==> flow/design.v <==
module sync 
( 
    input  logic CLKip, 
    input  logic SIGi,
    output logic SIGo
);
    logic meta_sig;
    always_ff @(posedge CLKip) meta_sig <= SIGi;
    always_ff @(posedge CLKip) SIGo     <= meta_sig;
endmodule
module mem 
    # ( 
    parameter DATA_WIDTH = 32
    ) (
    input  logic                  CLKip,
    input  logic                  RDi,       
    input  logic                  WEi,     
    input  logic [DATA_WIDTH-1:0] DATAi,
    output logic [DATA_WIDTH-1:0] Qo
);
	logic [DATA_WIDTH-1:0] ram;
	always_ff @(posedge CLKip) if (WEi) ram <= DATAi;
	always_ff @(posedge CLKip) if (RDi) Qo <= ram;
endmodule
`timescale 1ns/1ps
module uart_rx 
    # (
    parameter FREQ_CLK  = 100_000_000,  
    parameter DATA_WDTH = 8          
    ) (
    input   wire                    CLKip,  
    input   wire                    RSTi,  
    input   wire                    RXi,  
    input   wire                    BAUD_RATE_RDi,  
    input   wire                    BAUD_RATE_WEi,  
    input   logic [31:0]            BAUD_RATEi,  
    output  logic                   DONEo,  
    output  logic                   READYo,  
    output  logic [DATA_WDTH-1:0]   DATAo  
    );
    int unsigned                    baud_rate;  
    int unsigned                    bit_cntr;  
    int unsigned                    half_bit_cntr;  
    logic                           half_rx_strb;  
    logic                           rx_strb;  
    int unsigned                    clk_count;  
    logic [$clog2(DATA_WDTH+1)-1:0] bit_idx;   
    logic [DATA_WDTH-1:0]           data;  
    logic                           rx;  
    logic                           rst;  
    logic                           done;  
    logic                           ready;  
    logic                           baud_rate_read;  
    logic                           baud_rate_we;  
    int unsigned                    br;  
    sync rx_stab (.CLKip (CLKip), .SIGi (RXi), .SIGo (rx));
    sync rst_stab (.CLKip (CLKip), .SIGi (RSTi), .SIGo (rst));
    sync br_we_stab (.CLKip (CLKip), .SIGi (BAUD_RATE_WEi), .SIGo (baud_rate_we));
    sync br_rd_stab (.CLKip (CLKip), .SIGi (BAUD_RATE_RDi), .SIGo (baud_rate_read));
    mem baud_rate_mem (
        .CLKip  (CLKip),
        .RDi    (baud_rate_read),  
        .WEi    (baud_rate_we),
        .DATAi  (baud_rate), 
        .Qo     (br)
        );
    typedef enum logic [1:0] {       
        IDLE    = 2'h0,
        START   = 2'h1,
        RECEIVE = 2'h2,
        STOP    = 2'h3
    } statetype;
    statetype STATE;
    always_comb begin: calc_bit_value
        baud_rate = BAUD_RATEi;
        bit_cntr = FREQ_CLK / baud_rate;
        half_bit_cntr = bit_cntr >> 1;
    end
always @(posedge CLKip) begin: strobe_logic
    if (rst) begin
        clk_count <= 0;
        half_rx_strb <= 0;
        rx_strb <= 0;
    end else begin
        case (STATE)
            IDLE: begin
                clk_count <= 0;
                half_rx_strb <= 0;
                rx_strb <= 0;
            end
            START: begin
                if (clk_count == half_bit_cntr) begin
                    half_rx_strb <= 1;
                    clk_count <= 0;
                end
                else begin
                    half_rx_strb <= 0;
                    clk_count <= clk_count + 1;
                end                
            end
            RECEIVE: begin
                if (clk_count == bit_cntr) begin
                    rx_strb <= 1;
                    clk_count <= 0;
                end
                else begin
                    rx_strb <= 0;
                    clk_count <= clk_count + 1;
                end                  
            end
            STOP: begin
                if (clk_count == bit_cntr) begin
                    rx_strb <= 1;
                    clk_count <= 0;
                end
                else begin
                    rx_strb <= 0;
                    clk_count <= clk_count + 1;
                end                  
            end  
            default: begin
                clk_count <= 0;
            end
        endcase
    end
end
    always_ff @(posedge CLKip) begin: fsm_uart_rx
        if (rst) begin
            bit_idx     <= 0;
            STATE       <= IDLE;
            done        <= 0;
        end
        else begin
            case (STATE)
                IDLE: begin
                    ready          <= 1;
                    if (rx == 1'b0) STATE <= rx ? IDLE : START;
                end
                START: begin
                    ready          <= 0;
                    done           <= 0;
                    if (half_rx_strb) begin
                        STATE <= rx ? IDLE : RECEIVE;
                    end
                    else begin 
                        STATE <= START;
                    end
                end
                RECEIVE: begin
                    if (rx_strb) begin
                        /*verilator lint_off WIDTHTRUNC*/                        
                        data[bit_idx] <= rx;
                        /*verilator lint_on WIDTHTRUNC*/
                        if (bit_idx < DATA_WDTH-1) begin 
                            bit_idx <= bit_idx + 1;
                        end
                        else begin 
                            bit_idx <= 0;
                            STATE   <= STOP;
                            done    <= 1;
                        end 
                    end
                    else begin
                        STATE <= RECEIVE;
                    end  
                end
                STOP: begin
                    if (rx_strb) STATE <= rx_strb ? IDLE : STOP;
                end
                default: begin
                    STATE <= IDLE;
                end 
            endcase            
        end   
    end 
    always_comb begin: set_out
        DATAo = data;
        READYo = ready;
        DONEo = done;
    end
endmodule
`timescale 1ns/1ps
module fifo #(
    parameter DATA_WIDTH = 8,
    parameter FIFO_DEPTH = 16,
    parameter LOG2_DEPTH = $clog2(FIFO_DEPTH)
) (
    input  logic                     CLKip,
    input  logic                     RSTi,
    input  logic                     WEi,
    input  logic [DATA_WIDTH-1:0]    DATAi,
    input  logic                     RDi,
    output logic [DATA_WIDTH-1:0]    DATAo,
    output logic                     FULLo,
    output logic                     EMPTYo
);
    logic [DATA_WIDTH-1:0] memory [0:FIFO_DEPTH-1];
    logic [LOG2_DEPTH:0]   count;
    logic [LOG2_DEPTH-1:0] wr_ptr;
    logic [LOG2_DEPTH-1:0] rd_ptr;
    logic [1:0] count_state;
    always_ff @(posedge CLKip or posedge RSTi) begin
        if (RSTi) begin
            wr_ptr  <= '0;
            rd_ptr  <= '0;
            count   <= '0;
            count_state <= '0;
        end 
        else begin
            if (WEi && !FULLo) begin: write
                wr_ptr <= (wr_ptr == '1) ? 0 : wr_ptr + 1;
            end
            if (RDi && !EMPTYo) begin: read
                rd_ptr <= (rd_ptr == '1) ? 0 : rd_ptr + 1;
            end
            case ({WEi && !FULLo, RDi && !EMPTYo})
                2'b01:   count <= count - 1;
                2'b10:   count <= count + 1;
                2'b11:   count <= count;
                default: count <= count;
            endcase
        end
    end
    always_ff @(posedge CLKip) begin
        if (!RSTi && WEi && !FULLo) memory[wr_ptr] <= DATAi;
        if (!RSTi && RDi && !EMPTYo) DATAo <= memory[rd_ptr];
    end
    always_comb begin: status
        FULLo  = (count == FIFO_DEPTH);
        EMPTYo = (count == 0);
    end
endmodule
`timescale 1ns/1ps
module uart #(
    parameter CLK_FREQ = 100_000_000,   
    parameter DATA_WIDTH = 8,           
    parameter FIFO_DEPTH = 16           
) (
    input  logic                    CLKip,        
    input  logic                    RSTi,         
    input  logic                    RXi,          
    input  logic [31:0]             BAUD_RATEi,   
    input  logic                    BAUD_RATE_WEi,  
    input  logic                    BAUD_RATE_RDi,  
    output logic                    DONEo,
    output logic [DATA_WIDTH-1:0]   DATAo,  
    output logic                    EMPTYo,   
    output logic                    FULLo     
);
    logic [DATA_WIDTH-1:0] data;
    logic done;
    logic ready;
    logic RDi;
    always_ff @(posedge CLKip) begin
        RDi <= 1;
        DONEo <=done;
    end
    uart_rx #(
        .FREQ_CLK       (CLK_FREQ),
        .DATA_WDTH      (DATA_WIDTH)
    ) uart_rx_inst (
        .CLKip          (CLKip),
        .RSTi           (RSTi),
        .RXi            (RXi),
        .BAUD_RATEi     (BAUD_RATEi),
        .BAUD_RATE_WEi  (BAUD_RATE_WEi),
        .BAUD_RATE_RDi  (BAUD_RATE_RDi),
        .DONEo          (done),
        .READYo         (ready),
        .DATAo          (data)
    );
    fifo #(
        .DATA_WIDTH     (DATA_WIDTH),
        .FIFO_DEPTH     (FIFO_DEPTH)
    ) fifo_inst (
        .CLKip          (CLKip),
        .RSTi           (RSTi),
        .WEi            (done),        
        .DATAi          (data),      
        .RDi            (RDi),          
        .DATAo          (DATAo),      
        .FULLo          (FULLo),      
        .EMPTYo         (EMPTYo)     
    );
endmodule
* Reports on uart
The steps from the RTL of uart to its reports follow in flow order.
Lines are those of the file above, counted from 1.
Operators carry their Yosys type and port widths (W data, S select, Z words).
Library cell names are shortened.
The mark -- stands for no value.
- Top :: uart
- Clock :: CLKip
- Standard-cell library :: sky130hd
- Timing corner :: tt_025C_1v80

* Word level
Source: Yosys, flattened and elaborated, memories not mapped. Widths are those after wreduce. Registers that Yosys merges into a memory's read port (data or address) are not register bits. Print and check cells do not count. Equal cells are merged and count once.
Yosys's memory passes give these memory sizes; they may raise the number of words (mostly to a power of two), join words into wider ones and drop unused or constant bits.
- Register bits :: 67
- RAM bits :: 128
- Word width x clocked read ports :: 8
- Memory cells :: 1
** Memories
- fifo_inst.memory :: words 16, width 8, rd ports 1, write ports 1, RTL line 197 : logic [DATA_WIDTH-1:0] memory [0:FIFO_DEPTH-1];
- Add/sub/neg operators :: 7
- Divide/modulo/power cells :: 1
- $lt $le $gt $ge :: 1
- Equal/unequal tests :: 15
- Shift-type cells :: 2
- Mux-type cells :: 26
- Bitwise operators :: 5
- Reductions and logical operators :: 20
** Operators by type and width (count)
- $div A27 B32 Y32 const A :: 1
- $pmux W32 S3 :: 1
- $mux W32 :: 2
- $add A32 B1 Y32 const B :: 1
- $eq A32 B31 Y1 :: 1
- $eq A32 B32 Y1 :: 1
- $mux W8 :: 3
- $mux W4 :: 4
- $add A4 B1 Y4 const B :: 3
- $mux W2 :: 6
- $pmux W5 S2 :: 1
- $shift A1 B5 Y8 :: 1
- $shift A1 B5 Y8 const A :: 1
- $eq A4 B4 Y1 const B :: 2
- $and A8 B8 Y8 :: 1
- $or A8 B8 Y8 :: 1
- $not A8 Y8 :: 1
- $pmux W2 S4 :: 1
- $eq A2 B2 Y1 const B :: 3
- $reduce_bool A2 Y1 :: 3
- $reduce_and A3 Y1 :: 2
- $pmux W1 S2 :: 3
- $neg A4 Y5 :: 1
- $add A5 B1 Y5 const B :: 1
- $sub A5 B1 Y5 const B :: 1
- $eq A5 B5 Y1 const B :: 1
- $logic_not A5 Y1 :: 1
- $mux W1 :: 5
Not listed: further kinds 15, cells in them 24.

* Logic depth
Longest topological path by Yosys (ltp), each cell counted once; first at word level (registers and memories cut), then after technology mapping (sequential cells cut; the memories' decode and read muxes count).
- Depth after elaboration :: 7
- ABC_AREA :: 0
- Mapped depth :: 332

* Netlist
Yosys stat after the flow's synthesis: flattened, memories mapped to cells. It holds for the ABC_AREA given above (unset counts as 0); a run with the other value may have another netlist.
Totals and module areas in this step are rounded.
** Cell types (count)
- ha_1 :: 509
- edfxtp_1 :: 144
- xnor2_1 :: 288
- nor2_1 :: 649
- a21oi_1 :: 467
- nand2_1 :: 570
- o21ai_0 :: 334
- xor2_1 :: 161
- a21o_1 :: 171
- dfxtp_1 :: 48
- mux4_2 :: 40
- o21a_1 :: 111
- nand3_1 :: 164
- inv_1 :: 205
- mux2_2 :: 64
- nor3_1 :: 140
- a31oi_1 :: 104
- clkbuf_1 :: 167
Other cell types: 89; their cells: 1297.
- Cells in the netlist :: 5633
- Cell area after synthesis :: 42000 sq um
- Sequential area :: 5600 sq um
- Flip-flop cells :: 205
- Buffer cells :: 216
The figures by module come from a second, unflattened synthesis with its own total; it is not the netlist above.
- Cells (unflattened synthesis) :: 5456
- Area total of the unflattened synthesis :: 41000 sq um
Each row is one instance without its submodules.
** Modules
- uart_rx :: instances 1, cells 5125, area 35000 sq um, sequential area 1100 sq um
- fifo :: instances 1, cells 325, area 6000 sq um, sequential area 4400 sq um
- sync :: instances 2, cells 2, area 40 sq um, sequential area 40 sq um
- uart :: instances 1, cells 2, area 24 sq um, sequential area 20 sq um

* Path before layout
OpenSTA on the mapped netlist: ideal clock, no wires. The path of least setup slack (recovery checks aside). Input and output delay are each 20% of the period. Register names are those of the netlist, which keeps one name where synthesis merged equal registers.
- Path type :: input -> register
- Start :: input port BAUD_RATEi[31]
- End :: register uart_rx_inst.clk_count[2]
- Clock period :: 120.0 ns
- Input delay :: 24.000 ns
- Setup time :: 0.115 ns
- Arrival time :: 93.809 ns
- Data required time :: 119.885 ns
- Path slack :: 26.076 ns
- Path delay :: 69.924 ns
- Driving pins on the path :: 309
- Synthesis period reached :: 93.924 ns
"path delay" is the arrival time less input delay plus setup time.
"driving pins on the path": output pins that drive a net of the path, with the launching flip-flop's if there is one; two outputs of one cell count as two.
"synthesis period reached" is the clock period less the worst setup slack; recovery checks do not enter. This is arithmetic on one report: input and output delays are still those of the set period (20% each).
Between the ends stands the longest chain of elaborated cells between them, by number of cells; it is not shown to be the way that was timed. Of several equally long chains one is given.
Each line given opens the expression or statement behind the cell; cells for indexed reads and writes are added by Yosys, which also makes memories of some case tables.
At most two assigning lines are given for a register; there are more.
- Cell sequence :: buf_6 or4_4 buf_6 or4_4 buf_6 buf_6 or3_4 buf_6 clkbuf_1 buf_1 nor3_1 ha_1 nor2_1 a2111oi_2 mux2i_1 nor2_1 ha_1 a21o_1 (+273 left out) clkbuf_1 clkbuf_1 o22ai_1 a21oi_1 ha_1 and4_1 a21oi_1 a211oi_1 a211oi_1 o21ai_0 a21oi_1 o21ai_0 a21oi_1 xnor2_1 nand4b_1 a32oi_2 buf_6 nor2_1
- Length of the longest elaborated chain :: 4
- Elaborated cells on any way between the ends :: 6
- Classes of those cells :: div (1); eq/ne (2); mux (3)
** Ends and longest elaborated chain, post-synthesis
- start, declared :: RTL line 242 : input  logic [31:0]             BAUD_RATEi,
- $div A27 B32 Y32 :: RTL line 76 : bit_cntr = FREQ_CLK / baud_rate;
- $eq A32 B32 Y1 :: RTL line 112 : if (clk_count == bit_cntr) begin
- $mux W32 :: RTL line 112
- $pmux W32 S3 :: RTL line 85 : case (STATE)
- end, assigned :: RTL line 98 : clk_count <= clk_count + 1;
- end, assigned :: RTL line 108 : clk_count <= clk_count + 1;
- end, declared :: RTL line 46 : int unsigned                    clk_count;

* Worst path after layout
Path of least setup slack in the final report of job 2 (OpenROAD, finished layout, wires in). Where an end is a register, its clock arrival counts in the times.
- Path type :: input -> register
- Start :: input port BAUD_RATEi[31]
- End :: register uart_rx_inst.clk_count[3]
- Clock period :: 112.0 ns
- Input delay :: 22.40 ns
- Setup time :: 0.12 ns
- Arrival time :: 107.99 ns
- Data required time :: 112.39 ns
- Path slack :: 4.41 ns
- Driving pins on the path :: 268
Between the ends stands the longest chain of elaborated cells between them, by number of cells; it is not shown to be the way that was timed. Of several equally long chains one is given.
At most two assigning lines are given for a register; there are more.
- Cell sequence :: clkdlybuf4s50_1 or4_4 or4_4 or3_4 nor3_1 ha_1 nor2_1 a2111oi_2 mux2i_1 nor2_1 ha_1 a21o_1 a31oi_1 nand3_1 o21ai_0 and2_1 ha_1 o21ai_0 (+232 left out) buf_4 nand2_1 o22ai_1 a21oi_1 ha_1 and4_1 a21oi_1 a211oi_1 a211oi_1 o21ai_0 a21oi_1 o21ai_0 a21oi_1 xnor2_1 nand4b_1 a32oi_2 buf_4 nor2_1
- Length of the longest elaborated chain :: 4
- Elaborated cells on any way between the ends :: 6
- Classes of those cells :: div (1); eq/ne (2); mux (3)
** Ends and longest elaborated chain, after layout
- start, declared :: RTL line 242 : input  logic [31:0]             BAUD_RATEi,
- $div A27 B32 Y32 :: RTL line 76 : bit_cntr = FREQ_CLK / baud_rate;
- $eq A32 B32 Y1 :: RTL line 112 : if (clk_count == bit_cntr) begin
- $mux W32 :: RTL line 112
- $pmux W32 S3 :: RTL line 85 : case (STATE)
- end, assigned :: RTL line 98 : clk_count <= clk_count + 1;
- end, assigned :: RTL line 108 : clk_count <= clk_count + 1;
- end, declared :: RTL line 46 : int unsigned                    clk_count;

Stored flow runs of uart (5 of them; Yosys, OpenROAD, sky130hd). They differ in their settings and are not a sequence. Constraints: input delay and output delay 20% of the set period each, output load 0.01 pF.
By "time of the worst setup path" is meant the share of the clock period that the worst setup path is allowed (20% is reserved at inputs, 20% at outputs), minus its slack. Clock arrival times at its registers enter into it.
By "total power after layout" is meant OpenSTA's value without simulated activity: inputs other than the clock are taken to toggle once in ten clock periods, and the tool carries that through the logic.
Measured values are rounded.

** Job 1
- Settings :: ABC_AREA=0; CAP_MARGIN=35; CELL_PAD_IN_SITES_DETAIL_PLACEMENT=1; CELL_PAD_IN_SITES_GLOBAL_PLACEMENT=1; CORE_ASPECT_RATIO=0.94; CORE_UTILIZATION=52; CTS_CLUSTER_DIAMETER=225; GPL_ROUTABILITY_DRIVEN=0; GPL_TIMING_DRIVEN=0; MIN_ROUTING_LAYER=met2; PLACE_DENSITY_LB_ADDON=0.1; SETUP_SLACK_MARGIN=-0.56; SLEW_MARGIN=15; TNS_END_PERCENT=50; period_ns=174.0; CORE_MARGIN=2
- Outcome :: did not finish, routing stopped with GRT-0116

** Job 2
- Settings :: CORE_UTILIZATION=40; PLACE_DENSITY=0.6; SETUP_SLACK_MARGIN=-2.0; period_ns=112.0; CAP_MARGIN=20; CORE_MARGIN=2; SLEW_MARGIN=20
- Total power after layout :: 0.28 mW
- Mapped cell area after synthesis :: 42000 sq um
- Standard-cell area after layout :: 44000 sq um
- Final design utilization :: 0.43
- Time of the worst setup path :: 85.19 ns
- Critical path kind :: input -> register
- Smallest setup slack :: 4.4 ns
- Full die area :: 110000 sq um

** Job 3
- Settings :: ABC_AREA=1; CELL_PAD_IN_SITES_DETAIL_PLACEMENT=0; CELL_PAD_IN_SITES_GLOBAL_PLACEMENT=3; CORE_ASPECT_RATIO=0.94; CORE_UTILIZATION=45; CTS_CLUSTER_DIAMETER=342; GPL_ROUTABILITY_DRIVEN=0; GPL_TIMING_DRIVEN=0; PLACE_DENSITY_LB_ADDON=0.1; SETUP_SLACK_MARGIN=-0.56; SLEW_MARGIN=10; TNS_END_PERCENT=50; period_ns=103.0; CAP_MARGIN=20; CORE_MARGIN=2
- Outcome :: did not finish, placement stopped with FLW-0024

** Job 4
- Settings :: ABC_AREA=0; CORE_ASPECT_RATIO=0.61; CORE_UTILIZATION=54; CTS_CLUSTER_SIZE=22; PLACE_DENSITY_LB_ADDON=0.17; SLEW_MARGIN=35; TNS_END_PERCENT=5; period_ns=199.0; CAP_MARGIN=20; CORE_MARGIN=2
- Total power after layout :: 0.16 mW
- Mapped cell area after synthesis :: 42000 sq um
- Standard-cell area after layout :: 44000 sq um
- Final design utilization :: 0.58
- Time of the worst setup path :: 90.97 ns
- Critical path kind :: input -> register
- Smallest setup slack :: 68 ns
- Full die area :: 79000 sq um

** Job 5
- Settings :: CELL_PAD_IN_SITES_GLOBAL_PLACEMENT=3; CORE_MARGIN=6; CORE_UTILIZATION=55; CTS_CLUSTER_SIZE=61; MAX_ROUTING_LAYER=met5; SLEW_MARGIN=5; TNS_END_PERCENT=95; period_ns=89.1; CAP_MARGIN=20
- Outcome :: did not finish, placement stopped with GPL-0301
